==> flow/design.v <==
module mult_unsigned #(
		parameter WIDTHA = 16,
		parameter WIDTHB = 24,
		parameter PIPELINE_DEPTH = 4
)
(
	input clk,rst,
	input [WIDTHA -1 :0] A,
	input [WIDTHB -1 :0] B,
	output [WIDTHA + WIDTHB - 1:0] result
);
reg [WIDTHA -1 :0] rA;
reg [WIDTHB -1 :0] rB;
reg [WIDTHA + WIDTHB - 1:0] M [PIPELINE_DEPTH-1:0];
integer i;
always @(posedge clk or posedge rst)
begin
	if (rst) begin
		rA <= 0;
		rB <= 0;
		for (i=0; i<PIPELINE_DEPTH; i=i+1)
		  M[i] <=0;
		end
	else
	begin
		rA <= A;
		rB <= B;
		M[0] <= rA * rB;
		for (i=0; i<PIPELINE_DEPTH-1; i=i+1)
			M[i+1] <= M[i];
	end
end
assign result = M[PIPELINE_DEPTH-1];
endmodule
==> reports on mult_unsigned <==
Step by step through the tools: mult_unsigned
Each step is given for the RTL above and for the edited RTL.
Lines under "before" count in the file above, lines under "after" in the edited file.
"delta" is "after" less "before", of the values as shown.
Library cell names are shortened.
{"block": "setup", "top": "mult_unsigned", "clock_port": "clk", "library": "sky130hd", "lib_corner": "tt_025C_1v80"}

Diff
The edit as a unified diff against the file above.
The edit is scripted, without regard to the design's behaviour, which it may alter; it was not made to optimise anything.
begin of diff
@@ -1,4 +1,4 @@
 module mult_unsigned #(
-		parameter WIDTHA = 16,
+		parameter WIDTHA = 32,
 		parameter WIDTHB = 24,
 		parameter PIPELINE_DEPTH = 4
end of diff

Word level
Counts by Yosys on the flattened word-level netlist (proc, flatten, opt, wreduce). Print and check cells are left out. Cells with the same type and inputs are merged into one.
{"block": "word_totals", "element": "ff_bits", "before": 200, "after": 280, "delta": 80}
{"block": "word_totals", "element": "latch_bits", "before": 0, "after": 0, "delta": 0}
{"block": "word_totals", "element": "ram_bits", "before": 0, "after": 0, "delta": 0}
{"block": "word_totals", "element": "rom_bits", "before": 0, "after": 0, "delta": 0}
{"block": "word_totals", "element": "clocked_rd_ports_x_width", "before": 0, "after": 0, "delta": 0}
{"block": "word_totals", "element": "mem_count", "before": 0, "after": 0, "delta": 0}
{"block": "word_totals", "element": "in_bits", "before": 42, "after": 58, "delta": 16}
{"block": "op_classes", "element": "addsub", "before": 0, "after": 0, "delta": 0}
{"block": "op_classes", "element": "multipliers", "before": 1, "after": 1, "delta": 0}
{"block": "op_classes", "element": "div", "before": 0, "after": 0, "delta": 0}
{"block": "op_classes", "element": "cmp", "before": 0, "after": 0, "delta": 0}
{"block": "op_classes", "element": "n_eq", "before": 0, "after": 0, "delta": 0}
{"block": "op_classes", "element": "n_shift", "before": 0, "after": 0, "delta": 0}
{"block": "op_classes", "element": "n_mux", "before": 0, "after": 0, "delta": 0}
{"block": "op_classes", "element": "n_logic", "before": 0, "after": 0, "delta": 0}
{"block": "op_classes", "element": "n_reduce_logical", "before": 0, "after": 0, "delta": 0}
{"block": "op_table", "op": "multiplier 16 x 24 -> 40 bit", "before": 1, "after": 0, "delta": -1}
{"block": "op_table", "op": "multiplier 32 x 24 -> 56 bit", "before": 0, "after": 1, "delta": 1}

Longest topological paths
Longest topological path by Yosys (ltp), each cell counted once; first at word level (registers and memories cut), then after technology mapping (sequential cells cut; the memories' decode and read muxes count).
{"block": "logic_depth", "element": "depth_word", "before": 1, "after": 1, "delta": 0}
{"block": "logic_depth", "element": "ABC_AREA", "before": "0", "after": "0"}
{"block": "logic_depth", "element": "mapped_depth", "before": 23, "after": 25, "delta": 2}
{"block": "logic_depth", "element": "ltp_nobuf", "before": 22, "after": 23, "delta": 1}

Mapped cells and area
Yosys stat after the flow's synthesis: flattened, memories mapped to cells. It holds for the ABC_AREA given above (unset counts as 0); a run with the other value may have another netlist.
{"block": "by_type", "type": "inv_1", "before": 353, "after": 725, "delta": 372}
{"block": "by_type", "type": "fa_1", "before": 306, "after": 658, "delta": 352}
{"block": "by_type", "type": "and2_1", "before": 176, "after": 390, "delta": 214}
{"block": "by_type", "type": "nand2_1", "before": 232, "after": 435, "delta": 203}
{"block": "by_type", "type": "clkbuf_1", "before": 59, "after": 150, "delta": 91}
{"block": "by_type", "type": "dfrtp_1", "before": 200, "after": 280, "delta": 80}
{"block": "by_type", "type": "ha_1", "before": 112, "after": 182, "delta": 70}
{"block": "by_type", "type": "a21oi_1", "before": 39, "after": 60, "delta": 21}
{"block": "by_type", "type": "o21ai_0", "before": 12, "after": 33, "delta": 21}
{"block": "by_type", "type": "nor2_1", "before": 20, "after": 36, "delta": 16}
{"block": "by_type", "type": "xnor2_1", "before": 24, "after": 33, "delta": 9}
{"block": "by_type", "type": "nand4_1", "before": 5, "after": 14, "delta": 9}
{"block": "by_type", "type": "o21bai_1", "before": 4, "after": 13, "delta": 9}
{"block": "by_type", "type": "a31oi_1", "before": 4, "after": 12, "delta": 8}
{"block": "by_type", "type": "nor3_1", "before": 3, "after": 9, "delta": 6}
{"block": "by_type", "type": "xor2_1", "before": 12, "after": 16, "delta": 4}
{"block": "by_type", "type": "and3_1", "before": 3, "after": 7, "delta": 4}
{"block": "by_type", "type": "a2111o_1", "before": 0, "after": 4, "delta": 4}
The list need not be complete.
{"block": "mapped", "element": "cells", "before": 1655, "after": 3165, "delta": 1510}
{"block": "mapped", "element": "synth_area_um2", "before": 17549.3, "after": 32099.5, "delta": 14550.2}
{"block": "mapped", "element": "sequential_area_um2", "before": 5004.8, "after": 7006.7, "delta": 2001.9}
{"block": "mapped", "element": "ff_cells", "before": 200, "after": 280, "delta": 80}
{"block": "mapped", "element": "buffers", "before": 66, "after": 158, "delta": 92}

Worst setup path after synthesis
OpenSTA on the mapped netlist: ideal clock, no wires. The path of least setup slack (recovery checks aside). Input and output delay are each 20% of the period. Register names are those of the netlist, which keeps one name where synthesis merged equal registers.
{"block": "synth_timing", "element": "path_type", "before": "reg-to-reg", "after": "reg-to-reg"}
{"block": "synth_timing", "element": "start", "before": "reg rB[14]", "after": "reg rB[3]"}
{"block": "synth_timing", "element": "end", "before": "reg M[0][39]", "after": "reg M[0][54]"}
{"block": "synth_timing", "element": "period_ns", "before": 8.0, "after": 8.0, "delta": 0.0}
{"block": "synth_timing", "element": "setup_ns", "before": 0.120, "after": 0.087, "delta": -0.033}
{"block": "synth_timing", "element": "launch_ns", "before": 0.000, "after": 0.000, "delta": 0.000}
{"block": "synth_timing", "element": "arrival_time_ns", "before": 5.622, "after": 6.327, "delta": 0.705}
{"block": "synth_timing", "element": "required_time_ns", "before": 7.880, "after": 7.913, "delta": 0.033}
{"block": "synth_timing", "element": "setup_slack_ns", "before": 2.257, "after": 1.586, "delta": -0.671}
{"block": "synth_timing", "element": "delay_ns", "before": 5.742, "after": 6.414, "delta": 0.672}
{"block": "synth_timing", "element": "stages", "before": 24, "after": 24, "delta": 0}
{"block": "synth_timing", "element": "n_path_buf", "before": 2, "after": 1, "delta": -1}
{"block": "synth_timing", "element": "synth_period_reached_ns", "before": 5.743, "after": 6.414, "delta": 0.671}
"delay_ns" = arrival - input delay + setup time.
"stages": output pins that drive a net of the path, with the launching flip-flop's if there is one; two outputs of one cell count as two.
"synth_period_reached_ns" = period - worst setup slack (recovery checks aside). The figure is calculated, with input and output delays left at 20% of the set period.
Between the ends stands the longest chain of elaborated cells between them, by number of cells; it is not shown to be the way that was timed. Of several equally long chains one is given.
Each line given opens the expression or statement behind the cell; cells for indexed reads and writes are added by Yosys, which also makes memories of some case tables.
{"block": "synth_via_before", "cell_sequence": "dfrtp_1 -> clkbuf_1 -> nand2_1 -> fa_1 -> inv_1 -> fa_1 -> inv_1 -> fa_1 -> inv_1 -> fa_1 -> fa_1 -> inv_1 -> fa_1 -> inv_1 -> ha_1 -> buf_2 -> a21oi_1 -> nand2_1 -> a21oi_1 -> o21ai_1 -> o21ai_2 -> o211ai_4 -> o21a_1 -> o211a_1", "elab_chain_cells": 1}
{"block": "synth_lines_before", "element": "start, declared", "line": 13, "rtl": "reg [WIDTHB -1 :0] rB;"}
{"block": "synth_lines_before", "element": "start, assigned", "line": 20, "rtl": "rB <= 0;"}
{"block": "synth_lines_before", "element": "start, assigned", "line": 27, "rtl": "rB <= B;"}
{"block": "synth_lines_before", "element": "multiplier 16 x 24 -> 40 bit", "line": 28, "rtl": "M[0] <= rA * rB;"}
{"block": "synth_lines_before", "element": "end, assigned", "line": 22, "rtl": "M[i] <=0;"}
{"block": "synth_lines_before", "element": "end, assigned", "line": 28}
{"block": "synth_lines_before", "element": "end, declared", "line": 14, "rtl": "reg [WIDTHA + WIDTHB - 1:0] M [PIPELINE_DEPTH-1:0];"}
{"block": "synth_via_after", "cell_sequence": "dfrtp_1 -> clkbuf_1 -> nand2_1 -> fa_1 -> inv_1 -> fa_1 -> inv_1 -> fa_1 -> inv_1 -> fa_1 -> fa_1 -> fa_1 -> inv_1 -> fa_1 -> inv_1 -> ha_1 -> o211ai_1 -> o21ai_0 -> a31oi_1 -> a2111o_1 -> a311oi_4 -> a21boi_2 -> o211a_1 -> a211oi_2", "elab_chain_cells": 1}
{"block": "synth_lines_after", "element": "start, declared", "line": 13, "rtl": "reg [WIDTHB -1 :0] rB;"}
{"block": "synth_lines_after", "element": "start, assigned", "line": 20, "rtl": "rB <= 0;"}
{"block": "synth_lines_after", "element": "start, assigned", "line": 27, "rtl": "rB <= B;"}
{"block": "synth_lines_after", "element": "multiplier 32 x 24 -> 56 bit", "line": 28, "rtl": "M[0] <= rA * rB;"}
{"block": "synth_lines_after", "element": "end, assigned", "line": 22, "rtl": "M[i] <=0;"}
{"block": "synth_lines_after", "element": "end, assigned", "line": 28}
{"block": "synth_lines_after", "element": "end, declared", "line": 14, "rtl": "reg [WIDTHA + WIDTHB - 1:0] M [PIPELINE_DEPTH-1:0];"}

Path in the finished layout
From the final timing report of each run of pair A: the path of least setup slack in the routed layout; clock arrival at registers is part of the times.
{"block": "layout_timing", "element": "path_type", "before": "reg-to-reg", "after": "reg-to-reg"}
{"block": "layout_timing", "element": "start", "before": "reg rA[1]", "after": "reg rB[10]"}
{"block": "layout_timing", "element": "end", "before": "reg M[0][39]", "after": "reg M[0][47]"}
{"block": "layout_timing", "element": "period_ns", "before": 8.0, "after": 8.0, "delta": 0.0}
{"block": "layout_timing", "element": "setup_ns", "before": 0.11, "after": 0.12, "delta": 0.01}
{"block": "layout_timing", "element": "launch_ns", "before": 0.45, "after": 0.58, "delta": 0.13}
{"block": "layout_timing", "element": "arrival_time_ns", "before": 6.86, "after": 7.96, "delta": 1.10}
{"block": "layout_timing", "element": "required_time_ns", "before": 8.34, "after": 8.46, "delta": 0.12}
{"block": "layout_timing", "element": "setup_slack_ns", "before": 1.48, "after": 0.50, "delta": -0.98}
{"block": "layout_timing", "element": "stages", "before": 19, "after": 20, "delta": 1}
{"block": "layout_timing", "element": "n_path_buf", "before": 0, "after": 0, "delta": 0}
Between the ends stands the longest chain of elaborated cells between them, by number of cells; it is not shown to be the way that was timed. Of several equally long chains one is given.
{"block": "layout_via_before", "cell_sequence": "dfrtp_1 -> nand2_1 -> fa_1 -> fa_1 -> fa_1 -> inv_1 -> fa_1 -> fa_1 -> inv_1 -> fa_1 -> inv_1 -> ha_1 -> a21oi_2 -> nor2b_1 -> or4_4 -> o21ai_2 -> o211ai_4 -> o21a_1 -> o211a_1", "elab_chain_cells": 1}
{"block": "layout_lines_before", "element": "start, declared", "line": 12, "rtl": "reg [WIDTHA -1 :0] rA;"}
{"block": "layout_lines_before", "element": "start, assigned", "line": 19, "rtl": "rA <= 0;"}
{"block": "layout_lines_before", "element": "start, assigned", "line": 26, "rtl": "rA <= A;"}
{"block": "layout_lines_before", "element": "multiplier 16 x 24 -> 40 bit", "line": 28, "rtl": "M[0] <= rA * rB;"}
{"block": "layout_lines_before", "element": "end, assigned", "line": 22, "rtl": "M[i] <=0;"}
{"block": "layout_lines_before", "element": "end, assigned", "line": 28}
{"block": "layout_lines_before", "element": "end, declared", "line": 14, "rtl": "reg [WIDTHA + WIDTHB - 1:0] M [PIPELINE_DEPTH-1:0];"}
{"block": "layout_via_after", "cell_sequence": "dfrtp_1 -> nand2_1 -> fa_1 -> fa_1 -> inv_1 -> fa_1 -> inv_1 -> fa_1 -> inv_1 -> fa_1 -> fa_1 -> fa_1 -> ha_1 -> nand4_1 -> nor4_1 -> a2111o_1 -> o21ai_2 -> o21ai_0 -> a21oi_1 -> xnor2_1", "elab_chain_cells": 1}
{"block": "layout_lines_after", "element": "start, declared", "line": 13, "rtl": "reg [WIDTHB -1 :0] rB;"}
{"block": "layout_lines_after", "element": "start, assigned", "line": 20, "rtl": "rB <= 0;"}
{"block": "layout_lines_after", "element": "start, assigned", "line": 27, "rtl": "rB <= B;"}
{"block": "layout_lines_after", "element": "multiplier 32 x 24 -> 56 bit", "line": 28, "rtl": "M[0] <= rA * rB;"}
{"block": "layout_lines_after", "element": "end, assigned", "line": 22, "rtl": "M[i] <=0;"}
{"block": "layout_lines_after", "element": "end, assigned", "line": 28}
{"block": "layout_lines_after", "element": "end, declared", "line": 14, "rtl": "reg [WIDTHA + WIDTHB - 1:0] M [PIPELINE_DEPTH-1:0];"}

Flow runs
Both versions went through the flow (Yosys, OpenROAD) with the same settings in each pair. Constraints: input delay and output delay 20% of the set period each, output load 0.01 pF.
{"block": "flow_settings_pair_A", "period_ns": 8.0, "CAP_MARGIN": 20, "CORE_MARGIN": 2, "CORE_UTILIZATION": 40, "SLEW_MARGIN": 20}
{"block": "results_pair_A", "element": "ys_area_um2", "before": 17549.3, "after": 32099.5, "delta": 14550.2}
{"block": "results_pair_A", "element": "die_footprint_um2", "before": 45565.2, "after": 82529.8, "delta": 36964.6}
{"block": "results_pair_A", "element": "final_cell_area_um2", "before": 19483.7, "after": 35641.7, "delta": 16158.0}
{"block": "results_pair_A", "element": "setup_ws_ns", "before": 1.483, "after": 0.501, "delta": -0.982}
{"block": "results_pair_A", "element": "hold_worst_slack_ns", "before": 0.343, "after": 0.333, "delta": -0.010}
{"block": "flow_settings_pair_B", "ABC_AREA": 0, "CAP_MARGIN": 35, "CELL_PAD_IN_SITES_DETAIL_PLACEMENT": 0, "CORE_ASPECT_RATIO": 1.09, "CORE_UTILIZATION": 44, "MIN_ROUTING_LAYER": "met1", "PLACE_DENSITY": 0.37, "SETUP_SLACK_MARGIN": 2.61, "period_ns": 11.4, "CORE_MARGIN": 2, "SLEW_MARGIN": 20}
{"block": "results_pair_B", "element": "ys_area_um2", "before": 17549.3, "after": 32099.5, "delta": 14550.2}
{"block": "results_pair_B", "element": "die_footprint_um2", "before": 41500.1, "after": 75131.0, "delta": 33630.9}
{"block": "results_pair_B", "element": "final_cell_area_um2", "before": 19593.8, "after": 35550.3, "delta": 15956.5}
{"block": "results_pair_B", "element": "setup_ws_ns", "before": 5.001, "after": 4.004, "delta": -0.997}
{"block": "results_pair_B", "element": "hold_worst_slack_ns", "before": 0.341, "after": 0.338, "delta": -0.003}
